==> flow/design.v <==
module mcs_bridge(
  input  [31:0] io_io_address,
  input         io_io_addr_strobe,
  input  [31:0] io_io_write_data,
  input         io_io_write_strobe,
  input  [3:0]  io_io_byte_enable,
  output [31:0] io_io_read_data,
  input         io_io_read_strobe,
  output        io_fp_video_cs,
                io_fp_mmio_cs,
                io_fp_write,
                io_fp_read,
  output [20:0] io_fp_addr,
  output [31:0] io_fp_wr_data,
  input  [31:0] io_fp_rd_data
);
  wire mcs_bridge_enable = io_io_address[31:24] == 8'hC0;
  assign io_io_read_data = io_fp_rd_data;
  assign io_fp_video_cs = mcs_bridge_enable & io_io_address[23];
  assign io_fp_mmio_cs = mcs_bridge_enable & ~(io_io_address[23]);
  assign io_fp_write = io_io_write_strobe;
  assign io_fp_read = io_io_read_strobe;
  assign io_fp_addr = io_io_address[22:2];
  assign io_fp_wr_data = io_io_write_data;
endmodule
module mmio_controller(
  input               io_fp_video_cs,
                      io_fp_mmio_cs,
                      io_fp_write,
                      io_fp_read,
  input  [20:0]       io_fp_addr,
  input  [31:0]       io_fp_wr_data,
  output [31:0]       io_fp_rd_data,
  output [63:0]       io_slot_cs,
  output [63:0][4:0]  io_slot_reg_addr,
  output [63:0][31:0] io_slot_write_data,
  output [63:0]       io_slot_write,
  input  [63:0][31:0] io_slot_read_data,
  output [63:0]       io_slot_read
);
  assign io_fp_rd_data = io_fp_read ? io_slot_read_data[io_fp_addr[10:5]] : 32'h0;
  assign io_slot_cs = io_fp_mmio_cs ? 64'h1 << io_fp_addr[10:5] : 64'h0;
  assign io_slot_reg_addr = {64{io_fp_addr[4:0]}};
  assign io_slot_write_data = {64{io_fp_wr_data}};
  assign io_slot_write = {64{io_fp_write}};
  assign io_slot_read = {64{io_fp_read}};
endmodule
module GPO(
  input                                          clock,
                                                 reset,
  input  [4:0]                                   slot_io_address,
  output [31:0]                                  slot_io_rd_data,
  input  [31:0]                                  slot_io_wr_data,
  input                                          slot_io_read,
                                                 slot_io_write,
                                                 slot_io_cs,
  output [15:0]                                  io
);
  reg [15:0] buf_gpo;
  always @(posedge clock) begin
    if (reset)
      buf_gpo <= 16'h0;
    else if (slot_io_write & slot_io_cs)
      buf_gpo <= slot_io_wr_data[15:0];
  end  
  assign slot_io_rd_data = {16'h0, buf_gpo};
  assign io = buf_gpo;
endmodule
module GPI(
  input         clock,
                reset,
  input  [4:0]  slot_io_address,
  output [31:0] slot_io_rd_data,
  input  [31:0] slot_io_wr_data,
  input         slot_io_read,
                slot_io_write,
                slot_io_cs,
  input  [15:0] io_data_in
);
  reg [31:0] buf_in;
  always @(posedge clock) begin
    if (reset)
      buf_in <= 32'h0;
    else
      buf_in <= {16'h0, io_data_in};
  end  
  assign slot_io_rd_data = buf_in;
endmodule
module timer(
  input         clock,
                reset,
  input  [4:0]  slot_io_address,
  output [31:0] slot_io_rd_data,
  input  [31:0] slot_io_wr_data,
  input         slot_io_read,
                slot_io_write,
                slot_io_cs
);
  reg [63:0] count;
  reg [31:0] config_reg;
  wire        wr_en = slot_io_write & slot_io_cs;
  always @(posedge clock) begin
    if (reset) begin
      count <= 64'h0;
      config_reg <= 32'h0;
    end
    else begin
      if (config_reg[0])
        count <= 64'h0;
      else if (wr_en & slot_io_address == 5'h1)
        count[31:0] <= slot_io_wr_data;
      else if (wr_en & slot_io_address == 5'h2)
        count[63:32] <= slot_io_wr_data;
      else if (config_reg[1])
        count <= count + 64'h1;
      if (slot_io_write & slot_io_cs & ~(|slot_io_address))
        config_reg <= slot_io_wr_data;
    end
  end  
  assign slot_io_rd_data =
    (|slot_io_address)
      ? (slot_io_address == 5'h1
           ? count[31:0]
           : slot_io_address == 5'h2 ? count[63:32] : 32'h0)
      : config_reg;
endmodule
module SevSegDisplay(
  input         clock,
                reset,
                io_enable_7seg,
  input  [31:0] io_display_data,
  output [7:0]  io_anode_select,
  output [6:0]  io_segs
);
  reg  [15:0]      anode_prescaler_c_value;
  reg  [2:0]       count;
  wire [7:0]       _GEN = io_enable_7seg ? ~(8'h1 << count) : 8'h1;
  wire [3:0]       digit =
    _GEN == 8'hFE
      ? io_display_data[3:0]
      : _GEN == 8'hFD
          ? io_display_data[7:4]
          : _GEN == 8'hFB
              ? io_display_data[11:8]
              : _GEN == 8'hF7
                  ? io_display_data[15:12]
                  : _GEN == 8'hEF
                      ? io_display_data[19:16]
                      : _GEN == 8'hDF
                          ? io_display_data[23:20]
                          : _GEN == 8'hBF
                              ? io_display_data[27:24]
                              : _GEN == 8'h7F ? io_display_data[31:28] : 4'h0;
  wire [6:0]       _GEN_0 = {3'h0, digit != 4'hE, 3'h6};
  wire [15:0][6:0] _GEN_1 =
    {{_GEN_0},
     {_GEN_0},
     {7'h21},
     {7'h46},
     {7'h3},
     {7'h8},
     {7'h10},
     {7'h0},
     {7'h78},
     {7'h2},
     {7'h12},
     {7'h19},
     {7'h30},
     {7'h24},
     {7'h79},
     {7'h40}};
  wire             anode_prescaler_wrap_wrap = anode_prescaler_c_value == 16'h9C3F;
  always @(posedge clock) begin
    if (reset) begin
      anode_prescaler_c_value <= 16'h0;
      count <= 3'h0;
    end
    else if (reset) begin
      anode_prescaler_c_value <= 16'h0;
      count <= 3'h0;
    end
    else begin
      if (io_enable_7seg) begin
        if (anode_prescaler_wrap_wrap)
          anode_prescaler_c_value <= 16'h0;
        else
          anode_prescaler_c_value <= anode_prescaler_c_value + 16'h1;
      end
      if (~reset & io_enable_7seg & anode_prescaler_wrap_wrap)
        count <= count + 3'h1;
    end
  end  
  assign io_anode_select = _GEN;
  assign io_segs = _GEN_1[digit];
endmodule
module SevSegDisplay_core(
  input                                                               clock,
                                                                      reset,
  input  [4:0]                                                        slot_io_address,
  output [31:0]                                                       slot_io_rd_data,
  input  [31:0]                                                       slot_io_wr_data,
  input                                                               slot_io_read,
                                                                      slot_io_write,
                                                                      slot_io_cs,
  output [14:0]                                                       io
);
  wire [7:0]  _seg7_io_anode_select;
  wire [6:0]  _seg7_io_segs;
  reg  [31:0] config_reg;
  wire        _GEN = slot_io_address == 5'h0;
  reg  [31:0] display_data;
  wire        _GEN_0 = slot_io_address == 5'h1;
  wire        wr_en = slot_io_write & slot_io_cs;
  always @(posedge clock) begin
    if (reset) begin
      config_reg <= 32'h0;
      display_data <= 32'h0;
    end
    else begin
      if (_GEN & wr_en)
        config_reg <= slot_io_wr_data;
      if (_GEN_0 & wr_en)
        display_data <= slot_io_wr_data;
    end
  end  
  SevSegDisplay seg7 (
    .clock           (clock),
    .reset           (reset),
    .io_enable_7seg  (config_reg[0]),
    .io_display_data (display_data),
    .io_anode_select (_seg7_io_anode_select),
    .io_segs         (_seg7_io_segs)
  );
  assign slot_io_rd_data = _GEN_0 ? display_data : _GEN ? config_reg : 32'h0;
  assign io = {_seg7_io_anode_select, _seg7_io_segs};
endmodule
module mmio_subsystem(
  input         clock,
                reset,
                io_fp_video_cs,
                io_fp_mmio_cs,
                io_fp_write,
                io_fp_read,
  input  [20:0] io_fp_addr,
  input  [31:0] io_fp_wr_data,
  output [31:0] io_fp_rd_data,
  input  [15:0] io_data_in,
  output [15:0] io_data_out,
  output [7:0]  io_anode_assert,
  output [6:0]  io_segs
);
  wire [31:0]       _sevenSegDisplay_slot_io_rd_data;
  wire [14:0]       _sevenSegDisplay_io;
  wire [31:0]       _timer_slot_io_rd_data;
  wire [31:0]       _gpi_slot_io_rd_data;
  wire [31:0]       _gpo_slot_io_rd_data;
  wire [15:0]       _gpo_io;
  wire [63:0]       _mmioController_io_slot_cs;
  wire [63:0][4:0]  _mmioController_io_slot_reg_addr;
  wire [63:0][31:0] _mmioController_io_slot_write_data;
  wire [63:0]       _mmioController_io_slot_write;
  wire [63:0]       _mmioController_io_slot_read;
  mmio_controller mmioController (
    .io_fp_video_cs     (io_fp_video_cs),
    .io_fp_mmio_cs      (io_fp_mmio_cs),
    .io_fp_write        (io_fp_write),
    .io_fp_read         (io_fp_read),
    .io_fp_addr         (io_fp_addr),
    .io_fp_wr_data      (io_fp_wr_data),
    .io_fp_rd_data      (io_fp_rd_data),
    .io_slot_cs         (_mmioController_io_slot_cs),
    .io_slot_reg_addr   (_mmioController_io_slot_reg_addr),
    .io_slot_write_data (_mmioController_io_slot_write_data),
    .io_slot_write      (_mmioController_io_slot_write),
    .io_slot_read_data
      ({{32'hFFFFFFFF},
        {32'hFFFFFFFF},
        {32'hFFFFFFFF},
        {32'hFFFFFFFF},
        {32'hFFFFFFFF},
        {32'hFFFFFFFF},
        {32'hFFFFFFFF},
        {32'hFFFFFFFF},
        {32'hFFFFFFFF},
        {32'hFFFFFFFF},
        {32'hFFFFFFFF},
        {32'hFFFFFFFF},
        {32'hFFFFFFFF},
        {32'hFFFFFFFF},
        {32'hFFFFFFFF},
        {32'hFFFFFFFF},
        {32'hFFFFFFFF},
        {32'hFFFFFFFF},
        {32'hFFFFFFFF},
        {32'hFFFFFFFF},
        {32'hFFFFFFFF},
        {32'hFFFFFFFF},
        {32'hFFFFFFFF},
        {32'hFFFFFFFF},
        {32'hFFFFFFFF},
        {32'hFFFFFFFF},
        {32'hFFFFFFFF},
        {32'hFFFFFFFF},
        {32'hFFFFFFFF},
        {32'hFFFFFFFF},
        {32'hFFFFFFFF},
        {32'hFFFFFFFF},
        {32'hFFFFFFFF},
        {32'hFFFFFFFF},
        {32'hFFFFFFFF},
        {32'hFFFFFFFF},
        {32'hFFFFFFFF},
        {32'hFFFFFFFF},
        {32'hFFFFFFFF},
        {32'hFFFFFFFF},
        {32'hFFFFFFFF},
        {32'hFFFFFFFF},
        {32'hFFFFFFFF},
        {32'hFFFFFFFF},
        {32'hFFFFFFFF},
        {32'hFFFFFFFF},
        {32'hFFFFFFFF},
        {32'hFFFFFFFF},
        {32'hFFFFFFFF},
        {32'hFFFFFFFF},
        {32'hFFFFFFFF},
        {32'hFFFFFFFF},
        {32'hFFFFFFFF},
        {32'hFFFFFFFF},
        {32'hFFFFFFFF},
        {32'hFFFFFFFF},
        {32'hFFFFFFFF},
        {32'hFFFFFFFF},
        {32'hFFFFFFFF},
        {32'hFFFFFFFF},
        {_sevenSegDisplay_slot_io_rd_data},
        {_timer_slot_io_rd_data},
        {_gpi_slot_io_rd_data},
        {_gpo_slot_io_rd_data}}),
    .io_slot_read       (_mmioController_io_slot_read)
  );
  GPO gpo (
    .clock           (clock),
    .reset           (reset),
    .slot_io_address (_mmioController_io_slot_reg_addr[6'h0]),
    .slot_io_rd_data (_gpo_slot_io_rd_data),
    .slot_io_wr_data (_mmioController_io_slot_write_data[6'h0]),
    .slot_io_read    (_mmioController_io_slot_read[0]),
    .slot_io_write   (_mmioController_io_slot_write[0]),
    .slot_io_cs      (_mmioController_io_slot_cs[0]),
    .io              (_gpo_io)
  );
  GPI gpi (
    .clock           (clock),
    .reset           (reset),
    .slot_io_address (_mmioController_io_slot_reg_addr[6'h1]),
    .slot_io_rd_data (_gpi_slot_io_rd_data),
    .slot_io_wr_data (_mmioController_io_slot_write_data[6'h1]),
    .slot_io_read    (_mmioController_io_slot_read[1]),
    .slot_io_write   (_mmioController_io_slot_write[1]),
    .slot_io_cs      (_mmioController_io_slot_cs[1]),
    .io_data_in      (io_data_in)
  );
  timer timer (
    .clock           (clock),
    .reset           (reset),
    .slot_io_address (_mmioController_io_slot_reg_addr[6'h2]),
    .slot_io_rd_data (_timer_slot_io_rd_data),
    .slot_io_wr_data (_mmioController_io_slot_write_data[6'h2]),
    .slot_io_read    (_mmioController_io_slot_read[2]),
    .slot_io_write   (_mmioController_io_slot_write[2]),
    .slot_io_cs      (_mmioController_io_slot_cs[2])
  );
  SevSegDisplay_core sevenSegDisplay (
    .clock           (clock),
    .reset           (reset),
    .slot_io_address (_mmioController_io_slot_reg_addr[6'h3]),
    .slot_io_rd_data (_sevenSegDisplay_slot_io_rd_data),
    .slot_io_wr_data (_mmioController_io_slot_write_data[6'h3]),
    .slot_io_read    (_mmioController_io_slot_read[3]),
    .slot_io_write   (_mmioController_io_slot_write[3]),
    .slot_io_cs      (_mmioController_io_slot_cs[3]),
    .io              (_sevenSegDisplay_io)
  );
  assign io_data_out = _gpo_io;
  assign io_anode_assert = _sevenSegDisplay_io[14:7];
  assign io_segs = _sevenSegDisplay_io[6:0];
endmodule
module Top(
  input         clock,
                reset,
  input  [31:0] io_address,
  input         io_addr_strobe,
  input  [31:0] io_write_data,
  input         io_write_strobe,
  input  [3:0]  io_byte_enable,
  input         io_read_strobe,
  output [31:0] io_read_data,
  input  [15:0] sw,
  output [15:0] led,
  output [7:0]  anode_assert,
  output [6:0]  segs
);
  wire [31:0] _mmioSubsystem_io_fp_rd_data;
  wire        _mcsBridge_io_fp_video_cs;
  wire        _mcsBridge_io_fp_mmio_cs;
  wire        _mcsBridge_io_fp_write;
  wire        _mcsBridge_io_fp_read;
  wire [20:0] _mcsBridge_io_fp_addr;
  wire [31:0] _mcsBridge_io_fp_wr_data;
  mcs_bridge mcsBridge (
    .io_io_address      (io_address),
    .io_io_addr_strobe  (io_addr_strobe),
    .io_io_write_data   (io_write_data),
    .io_io_write_strobe (io_write_strobe),
    .io_io_byte_enable  (io_byte_enable),
    .io_io_read_data    (io_read_data),
    .io_io_read_strobe  (io_read_strobe),
    .io_fp_video_cs     (_mcsBridge_io_fp_video_cs),
    .io_fp_mmio_cs      (_mcsBridge_io_fp_mmio_cs),
    .io_fp_write        (_mcsBridge_io_fp_write),
    .io_fp_read         (_mcsBridge_io_fp_read),
    .io_fp_addr         (_mcsBridge_io_fp_addr),
    .io_fp_wr_data      (_mcsBridge_io_fp_wr_data),
    .io_fp_rd_data      (_mmioSubsystem_io_fp_rd_data)
  );
  mmio_subsystem mmioSubsystem (
    .clock           (clock),
    .reset           (reset),
    .io_fp_video_cs  (_mcsBridge_io_fp_video_cs),
    .io_fp_mmio_cs   (_mcsBridge_io_fp_mmio_cs),
    .io_fp_write     (_mcsBridge_io_fp_write),
    .io_fp_read      (_mcsBridge_io_fp_read),
    .io_fp_addr      (_mcsBridge_io_fp_addr),
    .io_fp_wr_data   (_mcsBridge_io_fp_wr_data),
    .io_fp_rd_data   (_mmioSubsystem_io_fp_rd_data),
    .io_data_in      (sw),
    .io_data_out     (led),
    .io_anode_assert (anode_assert),
    .io_segs         (segs)
  );
endmodule
; Reports on Top
; Tool output for the design above, in the order of the flow.
; Line numbers count from 1 in the design file above.
; Operators carry their Yosys type and port widths (W data, S select, Z words).
; Not given: n/a
[design]
top_module = Top
clk_port = clock
cell_library = sky130hd
lib_corner = tt_025C_1v80

; After elaboration
; Counts by Yosys on the flattened word-level netlist (proc, flatten, opt, wreduce; memories kept). Register bits leave out memories and registers merged into their read ports (data or address). Print and check cells are left out. Cells with the same type and inputs are merged into one.
[op_classes]
n_logic = 16
n_addsub = 3
shifts = 4
eq_ne = 14
n_mul = 1
mux = 22
reduce_logical = 7
[ops]
columns = op, n
row1 = $shiftx A2048 B12 Y32, 1
row2 = $mux W32, 11
row3 = $shiftx A112 B32 Y7, 1
row4 = $add A64 B1 Y64 const B, 1
row5 = $eq A8 B8 Y1 const B, 8
row6 = $mux W4, 9
row7 = $mul A4 B3 Y7 const B, 1
row8 = $add A16 B1 Y16 const B, 1
row9 = $eq A16 B16 Y1 const B, 1
row10 = $mux W16, 1
row11 = $and A1 B1 Y1, 11
row12 = $shl A1 B3 Y8 const A, 1
row13 = $eq A8 B7 Y1 const B, 1
row14 = $not A8 Y8, 1
row15 = $mux W8, 1
row16 = $shl A1 B6 Y4 const A, 1
row17 = $eq A5 B1 Y1 const B, 1
row18 = $eq A5 B2 Y1 const B, 1
row19 = $logic_not A5 Y1, 1
row20 = $reduce_or A5 Y1, 1
row21 = $not A1 Y1, 4
row22 = $reduce_and A2 Y1, 2
row23 = $reduce_bool A2 Y1, 2
row24 = $ne A4 B4 Y1 const B, 1
row25 = $add A3 B1 Y3 const B, 1
row26 = $ne A2 B2 Y1 const B, 1
row27 = $reduce_or A2 Y1, 1
[word_totals]
reg_bits = 227

; Logic depth
; Depth = most cells in a row (Yosys ltp): at word level without a register or memory, in the mapped netlist without a sequential cell, where the memories' decode and read muxes count.
[logic_depth]
ltp_word = 14
abc_area = 0
depth_mapped = 14

; After synthesis
; The flow's flattened synthesis, as Yosys stat reports it; memories are mapped. The netlist is that of the ABC_AREA named above (0 if unset); the other value can give another one.
[synth_totals]
seq_area_um2 = 4224.1
area_um2 = 11695.0
buffers = 123
mapped_cells = 1558
ff_cells = 211
[types]
columns = cell_type, n
row1 = sky130_fd_sc_hd__dfxtp_1, 211
row2 = sky130_fd_sc_hd__nand2_1, 331
row3 = sky130_fd_sc_hd__a21oi_1, 188
row4 = sky130_fd_sc_hd__clkbuf_1, 106
row5 = sky130_fd_sc_hd__nor2_1, 102
row6 = sky130_fd_sc_hd__o21ai_0, 73
row7 = sky130_fd_sc_hd__mux4_2, 16
row8 = sky130_fd_sc_hd__nand3_1, 62
row9 = sky130_fd_sc_hd__nand4_1, 38
row10 = sky130_fd_sc_hd__xor2_1, 27
row11 = sky130_fd_sc_hd__o211ai_1, 25
row12 = sky130_fd_sc_hd__nor2b_1, 28
row13 = sky130_fd_sc_hd__xnor2_1, 19
row14 = sky130_fd_sc_hd__ha_1, 13
row15 = sky130_fd_sc_hd__a211oi_1, 21
row16 = sky130_fd_sc_hd__a21boi_0, 21
row17 = sky130_fd_sc_hd__and3_1, 25
row18 = sky130_fd_sc_hd__a22o_1, 17
; Not listed: further types 52, cells in them 235.
; The figures by module come from a second, unflattened synthesis with its own total; it is not the netlist above.
[unflattened]
cells_unflattened = 5304
area_unflattened_um2 = 47873.4
; Each row is one instance without its submodules.
[modules]
columns = module, mod_seq_area_um2, area_um2, n_inst, cells
row1 = mmio_controller, 0.0, 34875.9, 1, 3740
row2 = timer, 1921.8, 5918.2, 1, 805
row3 = SevSegDisplay_core, 1281.2, 2980.4, 1, 288
row4 = SevSegDisplay, 380.4, 1844.3, 1, 223
row5 = GPO, 320.3, 977.2, 1, 105
row6 = mcs_bridge, 0.0, 685.7, 1, 92
row7 = GPI, 320.3, 588.1, 1, 50
row8 = mmio_subsystem, 0.0, 3.8, 1, 1
row9 = Top, 0.0, 0.0, 1, 0

; Path before layout
; OpenSTA on the mapped netlist: ideal clock, no wires. The path of least setup slack (recovery checks aside). Input and output delay are each 20% of the period. Register names are those of the netlist, which keeps one name where synthesis merged equal registers.
[synth_path]
kind = register to output
startpoint = register mmioSubsystem.sevenSegDisplay.seg7.count[2]
endpoint = output segs[1]
tclk_ns = 4.5
stages = 14
arrival_time_ns = 3.260
setup_slack_ns = 0.340
t_first_pin_ns = 0.000
path_delay_ns = 3.260
synth_period_reached_ns = 4.16
; "path_delay_ns" is the arrival time less input delay plus setup time.
; At an output port there is no setup time.
; "stages" counts driving pins, that of a launching flip-flop among them; a cell with two outputs on the path counts twice.
; "synth_period_reached_ns" is the clock period less the worst setup slack; recovery checks do not enter. This is arithmetic on one report: input and output delays are still those of the set period (20% each).
; At most two assigning lines are given for a register; there are more.
[synth_between]
path_cell_list = sky130_fd_sc_hd__dfxtp_1 > sky130_fd_sc_hd__clkbuf_1 > sky130_fd_sc_hd__inv_1 > sky130_fd_sc_hd__ha_1 > sky130_fd_sc_hd__nor4b_2 > sky130_fd_sc_hd__nand3_1 > sky130_fd_sc_hd__nand3_1 > sky130_fd_sc_hd__nor3_1 > sky130_fd_sc_hd__o32ai_1 > sky130_fd_sc_hd__inv_1 > sky130_fd_sc_hd__ha_1 > sky130_fd_sc_hd__inv_1 > sky130_fd_sc_hd__a21oi_1 > sky130_fd_sc_hd__mux2_2
[synth_lines]
columns = item, line_no
row1 = start: declaration, 136  ; reg  [2:0]       count;
row2 = start: assignment, 176  ; count <= 3'h0;
row3 = start: assignment, 190  ; count <= count + 3'h1;
row4 = end: declaration, 402  ; output [6:0]  segs
; No chain of elaborated cells between the ends is given.

; Worst path after layout
; From the final timing report of flow run 1: the path of least setup slack in the routed layout; clock arrival at registers is part of the times.
[layout_path]
kind = register to output
startpoint = register mmioSubsystem.sevenSegDisplay.seg7.count[1]
endpoint = output segs[6]
setup_slack_ns = -0.29
t_first_pin_ns = 0.56
tclk_ns = 3.82
stages = 16
arrival_time_ns = 3.34
; At most two assigning lines are given for a register; there are more.
[layout_between]
path_cell_list = sky130_fd_sc_hd__dfxtp_4 > sky130_fd_sc_hd__buf_6 > sky130_fd_sc_hd__inv_6 > sky130_fd_sc_hd__ha_4 > sky130_fd_sc_hd__buf_6 > sky130_fd_sc_hd__or4bb_4 > sky130_fd_sc_hd__nor3_2 > sky130_fd_sc_hd__a31oi_1 > sky130_fd_sc_hd__a211oi_1 > sky130_fd_sc_hd__or3_4 > sky130_fd_sc_hd__inv_2 > sky130_fd_sc_hd__ha_2 > sky130_fd_sc_hd__buf_4 > sky130_fd_sc_hd__mux2i_1 > sky130_fd_sc_hd__o22ai_1 > sky130_fd_sc_hd__buf_2
[layout_lines]
columns = item, line_no
row1 = start: declaration, 136  ; reg  [2:0]       count;
row2 = start: assignment, 176  ; count <= 3'h0;
row3 = start: assignment, 190  ; count <= count + 3'h1;
row4 = end: declaration, 402  ; output [6:0]  segs
; No chain of elaborated cells between the ends is given.

; 3 stored runs of Top in the flow (synthesis by Yosys, layout by OpenROAD, sky130hd cells), in arbitrary order. Constraints: input delay and output delay 20% of the set period each, output load 0.01 pF.
; "timing.worst_path_ns": the worst setup path's part of the clock period (all of it between registers, 20% less for each end at a port) less its slack. A launch clock that arrives late makes it longer, a capture clock that arrives late makes it shorter.
; By "power.total_mw" is meant OpenSTA's value without simulated activity: inputs other than the clock are taken to toggle once in ten clock periods, and the tool carries that through the logic.

[flow run 1: settings]
CELL_PAD_IN_SITES_GLOBAL_PLACEMENT = 1
CORE_UTILIZATION = 22
MAX_ROUTING_LAYER = met5
MIN_ROUTING_LAYER = met2
PLACE_DENSITY_LB_ADDON = 0.19
period_ns = 3.82
CAP_MARGIN = 20
CORE_MARGIN = 2
SLEW_MARGIN = 20
[flow run 1: results]
yosys.chip_area_um2 = 11695.0
design_die_area_um2 = 55018.4
finalUtil_pct = 30.4
ws_setup_ns = -0.286
tns_setup_ns = -1.839
holdWs_ns = 0.449
power.total_mw = 5.331
timing.worst_path_ns = 3.34
critical_path_kind = register to output

[flow run 2: settings]
CELL_PAD_IN_SITES_DETAIL_PLACEMENT = 1
CELL_PAD_IN_SITES_GLOBAL_PLACEMENT = 1
CORE_ASPECT_RATIO = 1.06
CORE_UTILIZATION = 22
MAX_ROUTING_LAYER = met5
MIN_ROUTING_LAYER = met2
PLACE_DENSITY_LB_ADDON = 0.19
SLEW_MARGIN = 40
period_ns = 3.82
CAP_MARGIN = 20
CORE_MARGIN = 2
[flow run 2: results]
yosys.chip_area_um2 = 11695.0
design_die_area_um2 = 55019.0
finalUtil_pct = 30.3
ws_setup_ns = -0.370
tns_setup_ns = -2.217
holdWs_ns = 0.452
power.total_mw = 5.396
timing.worst_path_ns = 3.43
critical_path_kind = register to output

[flow run 3: settings]
ABC_AREA = 1
CAP_MARGIN = 5
CELL_PAD_IN_SITES_DETAIL_PLACEMENT = 1
CELL_PAD_IN_SITES_GLOBAL_PLACEMENT = 1
CORE_ASPECT_RATIO = 1.06
CORE_UTILIZATION = 38
GPL_ROUTABILITY_DRIVEN = 0
MAX_ROUTING_LAYER = met5
MIN_ROUTING_LAYER = met1
SLEW_MARGIN = 35
TNS_END_PERCENT = 80
period_ns = 3.82
CORE_MARGIN = 2
[flow run 3: results]
yosys.chip_area_um2 = 12602.1
design_die_area_um2 = 34636.7
finalUtil_pct = 49.7
ws_setup_ns = -0.094
tns_setup_ns = -0.220
holdWs_ns = 0.444
power.total_mw = 5.260
timing.worst_path_ns = 3.15
critical_path_kind = register to output
